==> flow/design.v <==
module pe_fc(
		input clk,
		input rst_n,
		input signed [7:0] data_i,
		input signed [7:0] weight_i,
		input signed [15:0] bias_i,
		input en,
		input bias_en,
		input flush,
		output reg signed [31:0] data_o
);
reg signed [15:0] mul;
reg signed [15:0] add;    
always @(posedge clk or negedge rst_n) begin
	if (!rst_n)
		mul <= 0;
	else 
		mul <= data_i * weight_i;
end
always @(*) begin
	if (en)
		add = mul;
	else if (bias_en)
		add = bias_i;
	else
		add = 0;
end
always @(posedge clk or negedge rst_n) begin
	if (!rst_n)
		data_o <= 0;
	else if (flush)
		data_o <= mul;
	else 
		data_o <= data_o + add;
end
endmodule
module fc_top(
	input wire clk,
	input wire rst_n,
	input wire valid_i,
	input wire [9*8-1:0] data_in,
	input wire [9*8-1:0] weight1,
	input wire [9*8-1:0] weight2,
	input wire [31:0] bias,
	output reg valid_o,
	output reg [7:0] data1_o,
	output reg [7:0] data2_o
);
parameter M0 = 4'd11;  
parameter n = 15;  
reg [9*8-1:0] weight1_inst;
reg [9*8-1:0] weight2_inst;
reg [32-1:0]  bias_inst;
wire signed [7:0] input_div [8:0];
wire signed [7:0] weight1_div [8:0];
wire signed [7:0] weight2_div [8:0];
wire signed [15:0] bias1;
wire signed [15:0] bias2;
reg       fc_en;
reg [3:0] cnt;
reg [5:0] num_cnt;
reg pe_en;
reg bias_en;
reg flush;
reg signed [7:0] pe_data;
reg signed [7:0] pe_weight1;
reg signed [7:0] pe_weight2;
wire signed [31:0] data_o_1,data_o_2;
reg signed [35:0] data_big_1, data_big_2;
genvar input_allo;
generate for (input_allo=0; input_allo<9; input_allo=input_allo+1)
	begin: INPUT_ALLOCATION
		assign input_div[input_allo] = data_in[(input_allo+1)*8 -1-:8];	
	end
endgenerate
genvar weight_allo;
generate for (weight_allo=0; weight_allo<9; weight_allo=weight_allo+1)
	begin: WEIGHT_ALLOCATION
		assign weight1_div[weight_allo] = weight1_inst[(weight_allo+1)*8 -1-:8];	
		assign weight2_div[weight_allo] = weight2_inst[(weight_allo+1)*8 -1-:8];	
	end
endgenerate
assign bias1 = bias_inst[15:0];
assign bias2 = bias_inst[31:16];
always @(posedge clk or negedge rst_n) begin
	if (!rst_n)
		weight1_inst <= 0;
	else if (valid_i)
		weight1_inst <= weight1;
end
always @(posedge clk or negedge rst_n) begin
	if (!rst_n)
		weight2_inst <= 0;
	else if (valid_i)
		weight2_inst <= weight2;
end
always @(posedge clk or negedge rst_n) begin
	if (!rst_n)
		bias_inst <= 0;
	else if (valid_i)
		bias_inst <= bias;
end
always @(posedge clk or negedge rst_n) begin
	if (!rst_n)
		fc_en <= 1'b0;
	else if (valid_i)
		fc_en <= 1'b1;
	else if (cnt == 4'd11)
		fc_en <= 1'b0;
end
always @(posedge clk or negedge rst_n) begin
	if (!rst_n)
		cnt <= 0;
	else if (cnt == 4'd12)
		cnt <= 0;
	else if (valid_i | fc_en)
		cnt <= cnt + 1'b1;
end
always @(posedge clk or negedge rst_n) begin
	if (!rst_n)
		num_cnt <= 0;
	else if (num_cnt == 6'd32 && valid_i)
		num_cnt <= 6'd1;
	else if (valid_i)
		num_cnt <= num_cnt + 1'b1;
end
always @(posedge clk or negedge rst_n) begin
	if (!rst_n)
		pe_en <= 1'b0;
	else if ((cnt>= 5'd1) && (cnt<= 5'd9))
		pe_en <= 1'b1;
	else 
		pe_en <= 1'b0;
end
always @(posedge clk or negedge rst_n) begin
	if (!rst_n)
		bias_en <= 1'b0;
	else if ((cnt== 5'd10) && (num_cnt == 6'd1))
		bias_en <= 1'b1;
	else 
		bias_en <= 1'b0;
end
always @(posedge clk or negedge rst_n) begin
	if (!rst_n)
		flush <= 1'b0;
	else if ((cnt== 5'd1) && (num_cnt == 6'd1))
		flush <= 1'b1;
	else 
		flush <= 1'b0;
end
always @(*) begin
	if ((cnt>= 5'd1) && (cnt<= 5'd9))
		pe_data = input_div[cnt-1];
	else
		pe_data = 0;
end
always @(*) begin
	if ((cnt>= 5'd1) && (cnt<= 5'd9))
		pe_weight1 = weight1_div[cnt-1];
	else
		pe_weight1 = 0;
end
always @(*) begin
	if ((cnt>= 5'd1) && (cnt<= 5'd9))
		pe_weight2 = weight2_div[cnt-1];
	else
		pe_weight2 = 0;
end
pe_fc u_pe_fc1(
	.clk(clk),
	.rst_n(rst_n),
	.data_i(pe_data),
	.weight_i(pe_weight1),
	.bias_i(bias1),
	.en(pe_en),
	.bias_en(bias_en),
	.flush(flush),
	.data_o(data_o_1)
);
pe_fc u_pe_fc2(
	.clk(clk),
	.rst_n(rst_n),
	.data_i(pe_data),
	.weight_i(pe_weight2),
	.bias_i(bias2),
	.en(pe_en),
	.bias_en(bias_en),
	.flush(flush),
	.data_o(data_o_2)
);
always @(posedge clk or negedge rst_n) begin
	if (!rst_n)
		data_big_1 <= 0;
	else
		data_big_1 <= data_o_1 * $signed({1'b0, M0});
end
always @(posedge clk or negedge rst_n) begin
	if (!rst_n)
		data_big_2 <= 0;
	else
		data_big_2 <= data_o_2 * $signed({1'b0, M0});
end
always@(posedge clk or negedge rst_n) begin  
	if(!rst_n)
		data1_o <= 0;
	else if((cnt== 5'd12) && (num_cnt == 6'd32)) begin
		if (data_big_1[35])
			data1_o <= (&data_big_1[35:22])?data_big_1[22:15]:8'h80;
		else 
			data1_o <= data_big_1[35:22]?8'h7f:data_big_1[22:15];
	end
end
always@(posedge clk or negedge rst_n) begin  
	if(!rst_n)
		data2_o <= 0;
	else if((cnt== 5'd12) && (num_cnt == 6'd32)) begin
		if (data_big_2[35])
			data2_o <= (&data_big_2[35:22])?data_big_2[22:15]:8'h80;
		else 
			data2_o <= data_big_2[35:22]?8'h7f:data_big_2[22:15];
	end
end
always@(posedge clk or negedge rst_n) begin
	if(!rst_n)
		valid_o <= 1'b0;
	else if (valid_o)
		valid_o <= 1'b0;
	else if ((cnt== 5'd12) && (num_cnt == 6'd32))
		valid_o <= 1'b1;
end
endmodule 
Ticket comment

Step by step through the tools: fc_top
Each step is given for the RTL above and for the edited RTL.
"unedited" refers to lines of the RTL above, "edited" to lines of the edited file.
"change" is "edited" less "unedited", of the values as shown.
Operators: Yosys type, input widths -> output width; for muxes data width and select width s.
Not given: -
- top module: fc_top
- clock: clk
- standard-cell library: sky130hd
- library corner: tt_025C_1v80

The edit
The edit as a unified diff against the file above.
The edited RTL no longer does the same as the RTL above: the edit was made by script, with no optimisation intended.
begin of diff
@@ -16,5 +16,5 @@
 		mul <= 0;
 	else 
-		mul <= data_i * weight_i;
+		mul <= data_i ^ weight_i;
 end
 always @(*) begin
end of diff

Elaborated design
Counts by Yosys on the flattened word-level netlist (proc, flatten, opt, wreduce). Print and check cells are left out. Cells with the same type and inputs are merged into one.
- storage and ports (what ; unedited ; edited ; change):
    flip-flop bits (word level) ; 375 ; 375 ; 0
    input bits ; 251 ; 251 ; 0
    output and inout port bits ; 17 ; 17 ; 0
    word-level cells ; 86 ; 86 ; 0
- cells by class (what ; unedited ; edited ; change):
    $add $sub $neg ; 5 ; 5 ; 0
    $mul ; 4 ; 2 ; -2
    order comparisons ; 2 ; 2 ; 0
    equality and inequality tests ; 14 ; 14 ; 0
    muxes and demuxes ; 29 ; 29 ; 0
    bitwise gates (word level) ; 1 ; 3 ; +2
    reductions and logical operators ; 13 ; 13 ; 0
- operator list (kind ; unedited ; edited ; change):
    $mul 8x8->16 ; 2 ; 0 ; -2
    $xor 8x8->8 ; 0 ; 2 ; +2
    $mux 8 ; 9 ; 9 ; 0
    $mux 1 ; 7 ; 7 ; 0
    $logic_and 1x1->1 ; 5 ; 5 ; 0
    $eq 4x3->1 const B ; 4 ; 4 ; 0
    $eq 4x4->1 const B ; 4 ; 4 ; 0
    $mux 16 ; 4 ; 4 ; 0
    $pmux 8 s9 ; 3 ; 3 ; 0
    $reduce_bool 2->1 ; 3 ; 3 ; 0
    $add 32x16->32 ; 2 ; 2 ; 0
    $eq 4x1->1 const B ; 2 ; 2 ; 0
    $eq 4x2->1 const B ; 2 ; 2 ; 0
    $mul 32x5->36 const B ; 2 ; 2 ; 0
    $mux 32 ; 2 ; 2 ; 0
    $mux 4 ; 2 ; 2 ; 0
    $mux 6 ; 2 ; 2 ; 0
    $reduce_and 14->1 ; 2 ; 2 ; 0
    $reduce_bool 14->1 ; 2 ; 2 ; 0
    $add 4x1->4 const B ; 1 ; 1 ; 0
    $add 6x1->6 const B ; 1 ; 1 ; 0
    $eq 6x1->1 const B ; 1 ; 1 ; 0
    $eq 6x6->1 const B ; 1 ; 1 ; 0
    $ge 4x1->1 const B ; 1 ; 1 ; 0
    $le 4x4->1 const B ; 1 ; 1 ; 0
    $logic_not 4->1 ; 1 ; 1 ; 0
    $or 1x1->1 ; 1 ; 1 ; 0
    $sub 4x1->4 const B ; 1 ; 1 ; 0

Longest topological paths
Longest topological path by Yosys (ltp), each cell counted once; first at word level (registers and memories cut), then after technology mapping (sequential cells cut; the memories' decode and read muxes count).
- depth (what ; unedited ; edited ; change):
    word-level depth ; 5 ; 5 ; 0
    ABC_AREA ; 0 ; 0 ; -
    depth in mapped cells ; 30 ; 15 ; -15
    gate-level depth less buffers ; 27 ; 13 ; -14

After synthesis
Source: synth_stat.txt of the flow (Yosys; design flattened, memories mapped). It holds for the ABC_AREA given above (unset counts as 0); a run with the other value may have another netlist.
- synthesis totals (what ; unedited ; edited ; change):
    mapped cells ; 2922 ; 2305 ; -617
    mapped area (µm²) ; 28112.0 ; 22858.2 ; -5253.8
    sequential part of the area (µm²) ; 8633.3 ; 8232.9 ; -400.4
    flip-flop cells ; 345 ; 329 ; -16
    buffer cells ; 114 ; 97 ; -17
- cells by type (cell type ; unedited ; edited ; change):
    sky130_fd_sc_hd__inv_1 ; 487 ; 242 ; -245
    sky130_fd_sc_hd__fa_1 ; 169 ; 58 ; -111
    sky130_fd_sc_hd__nor2_1 ; 143 ; 76 ; -67
    sky130_fd_sc_hd__ha_1 ; 258 ; 201 ; -57
    sky130_fd_sc_hd__a221oi_1 ; 15 ; 49 ; +34
    sky130_fd_sc_hd__a22o_1 ; 49 ; 19 ; -30
    sky130_fd_sc_hd__a21o_1 ; 61 ; 88 ; +27
    sky130_fd_sc_hd__xnor2_1 ; 95 ; 70 ; -25
    sky130_fd_sc_hd__o21ai_0 ; 153 ; 130 ; -23
    sky130_fd_sc_hd__buf_2 ; 25 ; 4 ; -21
    sky130_fd_sc_hd__xor2_1 ; 37 ; 56 ; +19
    sky130_fd_sc_hd__clkbuf_1 ; 74 ; 92 ; +18
    sky130_fd_sc_hd__or3_1 ; 22 ; 5 ; -17
    sky130_fd_sc_hd__dfrtp_1 ; 345 ; 329 ; -16
    sky130_fd_sc_hd__nand2_1 ; 150 ; 134 ; -16
    sky130_fd_sc_hd__nor3_1 ; 36 ; 22 ; -14
    sky130_fd_sc_hd__a31oi_1 ; 21 ; 8 ; -13
    sky130_fd_sc_hd__nor2b_1 ; 25 ; 13 ; -12
Not every row of either side is listed.
By module: a second synthesis without flattening, with its own total; a netlist apart from the flattened one above.
- second synthesis, totals (what ; unedited ; edited ; change):
    cells (unflattened synthesis) ; 2831 ; 2210 ; -621
    area (unflattened synthesis) (µm²) ; 27769.1 ; 22486.6 ; -5282.5
Each row is one instance without its submodules.
- modules, unedited (module ; instances ; cells ; area (µm²) ; sequential area (µm²)):
    fc_top ; 1 ; 1553 ; 16248.1 ; 6231.0
    pe_fc ; 2 ; 639 ; 5760.5 ; 1201.2
- modules, edited (module ; instances ; cells ; area (µm²) ; sequential area (µm²)):
    fc_top ; 1 ; 1502 ; 16123.0 ; 6231.0
    pe_fc ; 2 ; 354 ; 3181.8 ; 1001.0

Timing after synthesis
Source: OpenSTA report_checks on the synthesized netlist (no wires, ideal clock, input and output delay 20% of the period each), path of least setup slack; recovery checks are left aside. Register names are those of the netlist, which keeps one name where synthesis merged equal registers.
- timing path after synthesis (what ; unedited ; edited ; change):
    kind ; input -> register ; register -> register ; -
    start ; input data_in[39] ; register pe_en ; -
    end ; register u_pe_fc1.mul[14] ; register u_pe_fc1.data_o[29] ; -
    clock period (ps) ; 8000 ; 8000 ; 0
    input delay (ps) ; 1600 ; - ; -
    library setup time (ps) ; 116 ; 132 ; +16
    time at the first pin (ps) ; 1600 ; 0 ; -1600
    arrival (ps) ; 6485 ; 3370 ; -3115
    required time (ps) ; 7884 ; 7868 ; -16
    slack (ps) ; 1400 ; 4499 ; +3099
    path delay (ps) ; 5001 ; 3502 ; -1499
    stages ; 23 ; 15 ; -8
    buffers on the path ; 1 ; 3 ; +2
    synthesis period reached (ps) ; 6600 ; 3501 ; -3099
"path delay" is the arrival time less input delay plus setup time.
"stages" counts driving pins, that of a launching flip-flop among them; a cell with two outputs on the path counts twice.
"synthesis period reached" = period - worst setup slack (recovery checks aside). The figure is calculated, with input and output delays left at 20% of the set period.
The rows between start and end are the longest chain of elaborated cells between them; the timing report does not say that the signal goes this way. Where chains are equally long, one stands for them.
Each line given opens the expression or statement behind the cell; cells for indexed reads and writes are added by Yosys, which also makes memories of some case tables.
A register here has more assigning lines than the two given.
Between the ends, after synthesis, unedited:
- cells stage by stage: sky130_fd_sc_hd__a222oi_1 -> sky130_fd_sc_hd__nand2_1 -> sky130_fd_sc_hd__a32oi_1 -> sky130_fd_sc_hd__nand4_1 -> sky130_fd_sc_hd__nand2_1 -> sky130_fd_sc_hd__clkbuf_1 -> sky130_fd_sc_hd__nor2_1 -> sky130_fd_sc_hd__fa_1 -> sky130_fd_sc_hd__inv_1 -> sky130_fd_sc_hd__fa_1 -> sky130_fd_sc_hd__inv_1 -> sky130_fd_sc_hd__fa_1 -> sky130_fd_sc_hd__inv_1 -> sky130_fd_sc_hd__fa_1 -> sky130_fd_sc_hd__inv_1 -> sky130_fd_sc_hd__ha_1 -> sky130_fd_sc_hd__o21ai_0 -> sky130_fd_sc_hd__a21boi_0 -> sky130_fd_sc_hd__o21ai_0 -> sky130_fd_sc_hd__a21boi_0 -> sky130_fd_sc_hd__o21ai_0 -> sky130_fd_sc_hd__nor2b_1 -> sky130_fd_sc_hd__o311ai_0
- noted length of the longest elaborated chain: 3
- elaborated cells between the ends (all ways) at 3
- RTL lines with such cells at 3
- classes of those cells: mul: 1; mux: 2
- RTL lines, path after synthesis, unedited (what ; RTL line ; text):
    start, declared ; 41 ; input wire [9*8-1:0] data_in,
    $pmux 8 s9 ; 153 ; pe_data = input_div[cnt-1];
    $mux 8 ; 152 ; if ((cnt>= 5'd1) && (cnt<= 5'd9))
    $mul 8x8->16 ; 18 ; mul <= data_i * weight_i;
    end, assigned ; 16 ; mul <= 0;
    end, assigned ; 18 ;
    end, declared ; 12 ; reg signed [15:0] mul;
Between the ends, after synthesis, edited:
- cells stage by stage: sky130_fd_sc_hd__dfrtp_1 -> sky130_fd_sc_hd__clkbuf_1 -> sky130_fd_sc_hd__nor2b_1 -> sky130_fd_sc_hd__clkbuf_1 -> sky130_fd_sc_hd__clkbuf_1 -> sky130_fd_sc_hd__a22o_1 -> sky130_fd_sc_hd__ha_1 -> sky130_fd_sc_hd__a21o_1 -> sky130_fd_sc_hd__a21oi_2 -> sky130_fd_sc_hd__o21a_1 -> sky130_fd_sc_hd__or4_4 -> sky130_fd_sc_hd__a2111oi_4 -> sky130_fd_sc_hd__nor3_1 -> sky130_fd_sc_hd__o2111ai_1 -> sky130_fd_sc_hd__or3b_1
- noted length of the longest elaborated chain: 3
- elaborated cells between the ends (all ways) at 3
- RTL lines with such cells at 3
- classes of those cells: add/sub: 1; mux: 2
- RTL lines, path after synthesis, edited (what ; RTL line ; text):
    start, declared ; 62 ; reg pe_en;
    start, assigned ; 129 ; pe_en <= 1'b0;
    start, assigned ; 131 ; pe_en <= 1'b1;
    $mux 16 ; 21 ; if (en)
    $add 32x16->32 ; 34 ; data_o <= data_o + add;
    $mux 32 ; 31 ; else if (flush)
    end, assigned ; 32 ; data_o <= mul;
    end, assigned ; 34 ;
    end, declared ; 10 ; output reg signed [31:0] data_o

Worst path after layout
From the final timing report of each run of pair A: the path of least setup slack in the routed layout; clock arrival at registers is part of the times.
The report prints the path's times to 10 ps; the period is as set.
- timing path post-layout (what ; unedited ; edited ; change):
    kind ; register -> register ; register -> register ; -
    start ; register cnt[0] ; register pe_en ; -
    end ; register u_pe_fc1.mul[14] ; register u_pe_fc2.data_o[24] ; -
    clock period (ps) ; 8000 ; 8000 ; 0
    library setup time (ps) ; 110 ; 170 ; +60
    time at the first pin (ps) ; 600 ; 580 ; -20
    arrival (ps) ; 7850 ; 4740 ; -3110
    required time (ps) ; 8460 ; 8410 ; -50
    slack (ps) ; 610 ; 3670 ; +3060
    stages ; 26 ; 11 ; -15
    buffers on the path ; 1 ; 0 ; -1
The rows between start and end are the longest chain of elaborated cells between them; the timing report does not say that the signal goes this way. Where chains are equally long, one stands for them.
A register here has more assigning lines than the two given.
Between the ends, post-layout, unedited:
- cells stage by stage: sky130_fd_sc_hd__dfrtp_1 -> sky130_fd_sc_hd__inv_1 -> sky130_fd_sc_hd__ha_1 -> sky130_fd_sc_hd__o41ai_2 -> sky130_fd_sc_hd__and2_1 -> sky130_fd_sc_hd__buf_4 -> sky130_fd_sc_hd__a22o_1 -> sky130_fd_sc_hd__a221oi_1 -> sky130_fd_sc_hd__and3_1 -> sky130_fd_sc_hd__nand2b_2 -> sky130_fd_sc_hd__nand2_1 -> sky130_fd_sc_hd__fa_1 -> sky130_fd_sc_hd__fa_1 -> sky130_fd_sc_hd__inv_1 -> sky130_fd_sc_hd__fa_1 -> sky130_fd_sc_hd__inv_1 -> sky130_fd_sc_hd__fa_1 -> sky130_fd_sc_hd__inv_1 -> sky130_fd_sc_hd__ha_1 -> sky130_fd_sc_hd__o21ai_0 -> sky130_fd_sc_hd__a21boi_0 -> sky130_fd_sc_hd__o21ai_0 -> sky130_fd_sc_hd__a21boi_0 -> sky130_fd_sc_hd__o21ai_0 -> sky130_fd_sc_hd__nor2b_1 -> sky130_fd_sc_hd__o311ai_0
- noted length of the longest elaborated chain: 5
- elaborated cells between the ends (all ways) at 18
- classes of those cells: add/sub: 1; mul: 1; compare: 2; eq/ne: 8; mux: 4; reduce/logical: 2
- RTL lines, path post-layout, unedited (what ; RTL line ; text):
    start, declared ; 60 ; reg [3:0] cnt;
    start, assigned ; 113 ; cnt <= 0;
    start, assigned ; 117 ; cnt <= cnt + 1'b1;
    $sub 4x1->4 ; 153 ; pe_data = input_div[cnt-1];
    $eq 4x4->1 ; 153 ;
    $pmux 8 s9 ; 153 ;
    $mux 8 ; 152 ; if ((cnt>= 5'd1) && (cnt<= 5'd9))
    $mul 8x8->16 ; 18 ; mul <= data_i * weight_i;
    end, assigned ; 16 ; mul <= 0;
    end, assigned ; 18 ;
    end, declared ; 12 ; reg signed [15:0] mul;
Between the ends, post-layout, edited:
- cells stage by stage: sky130_fd_sc_hd__dfrtp_1 -> sky130_fd_sc_hd__and2_1 -> sky130_fd_sc_hd__a21o_1 -> sky130_fd_sc_hd__ha_1 -> sky130_fd_sc_hd__a21o_1 -> sky130_fd_sc_hd__or4_1 -> sky130_fd_sc_hd__o21ai_0 -> sky130_fd_sc_hd__o21ai_0 -> sky130_fd_sc_hd__a41oi_1 -> sky130_fd_sc_hd__xor2_1 -> sky130_fd_sc_hd__o21ai_0
- noted length of the longest elaborated chain: 3
- elaborated cells between the ends (all ways) at 3
- RTL lines with such cells at 3
- classes of those cells: add/sub: 1; mux: 2
- RTL lines, path post-layout, edited (what ; RTL line ; text):
    start, declared ; 62 ; reg pe_en;
    start, assigned ; 129 ; pe_en <= 1'b0;
    start, assigned ; 131 ; pe_en <= 1'b1;
    $mux 16 ; 21 ; if (en)
    $add 32x16->32 ; 34 ; data_o <= data_o + add;
    $mux 32 ; 31 ; else if (flush)
    end, assigned ; 32 ; data_o <= mul;
    end, assigned ; 34 ;
    end, declared ; 10 ; output reg signed [31:0] data_o

Layout results
Runs of the flow (Yosys, OpenROAD) on both versions; the two runs of a pair have the same settings. The constraints put input and output delay at 20% of the set period each and load the outputs with 0.01 pF.
Settings, pair A:
- noted CORE_UTILIZATION: 40
- PLACE_DENSITY at 0.6
- period_ns at 8.0
- CAP_MARGIN at 20
- noted CORE_MARGIN: 2
- SLEW_MARGIN: 20
- results, pair A (what ; unedited ; edited ; change):
    cell area after synthesis (µm²) ; 28112.0 ; 22858.2 ; -5253.8
    overall die area (µm²) ; 72417.5 ; 59073.3 ; -13344.2
    standard-cell area after routing (µm²) ; 33280.7 ; 27674.0 ; -5606.7
    worst slack on setup checks (ps) ; 610 ; 3668 ; +3058
    total negative setup slack (ps) ; 0 ; 0 ; 0
    period reached (ps) ; 7390 ; 4332 ; -3058
Settings, pair B:
- noted ABC_AREA: 0
- CAP_MARGIN at 30
- noted CORE_ASPECT_RATIO: 1.81
- noted CORE_UTILIZATION: 18
- CTS_CLUSTER_SIZE at 26
- GPL_TIMING_DRIVEN at 1
- MAX_ROUTING_LAYER: met5
- MIN_ROUTING_LAYER: met1
- PLACE_DENSITY_LB_ADDON: 0.16
- SLEW_MARGIN: 35
- period_ns at 4.84
- noted CORE_MARGIN: 2
- results, pair B (what ; unedited ; edited ; change):
    cell area after synthesis (µm²) ; 28112.0 ; 22858.2 ; -5253.8
    overall die area (µm²) ; 159495.0 ; 129981.0 ; -29514.0
    standard-cell area after routing (µm²) ; 38291.7 ; 29209.3 ; -9082.4
    worst slack on setup checks (ps) ; -1319 ; 953 ; +2272
    total negative setup slack (ps) ; -21062 ; 0 ; +21062
    period reached (ps) ; 6159 ; 3887 ; -2272
"period reached": clock period set for the run, less the worst setup slack. It is reckoned from that one timing run; input and output delays stay at 20% of the period that was set.
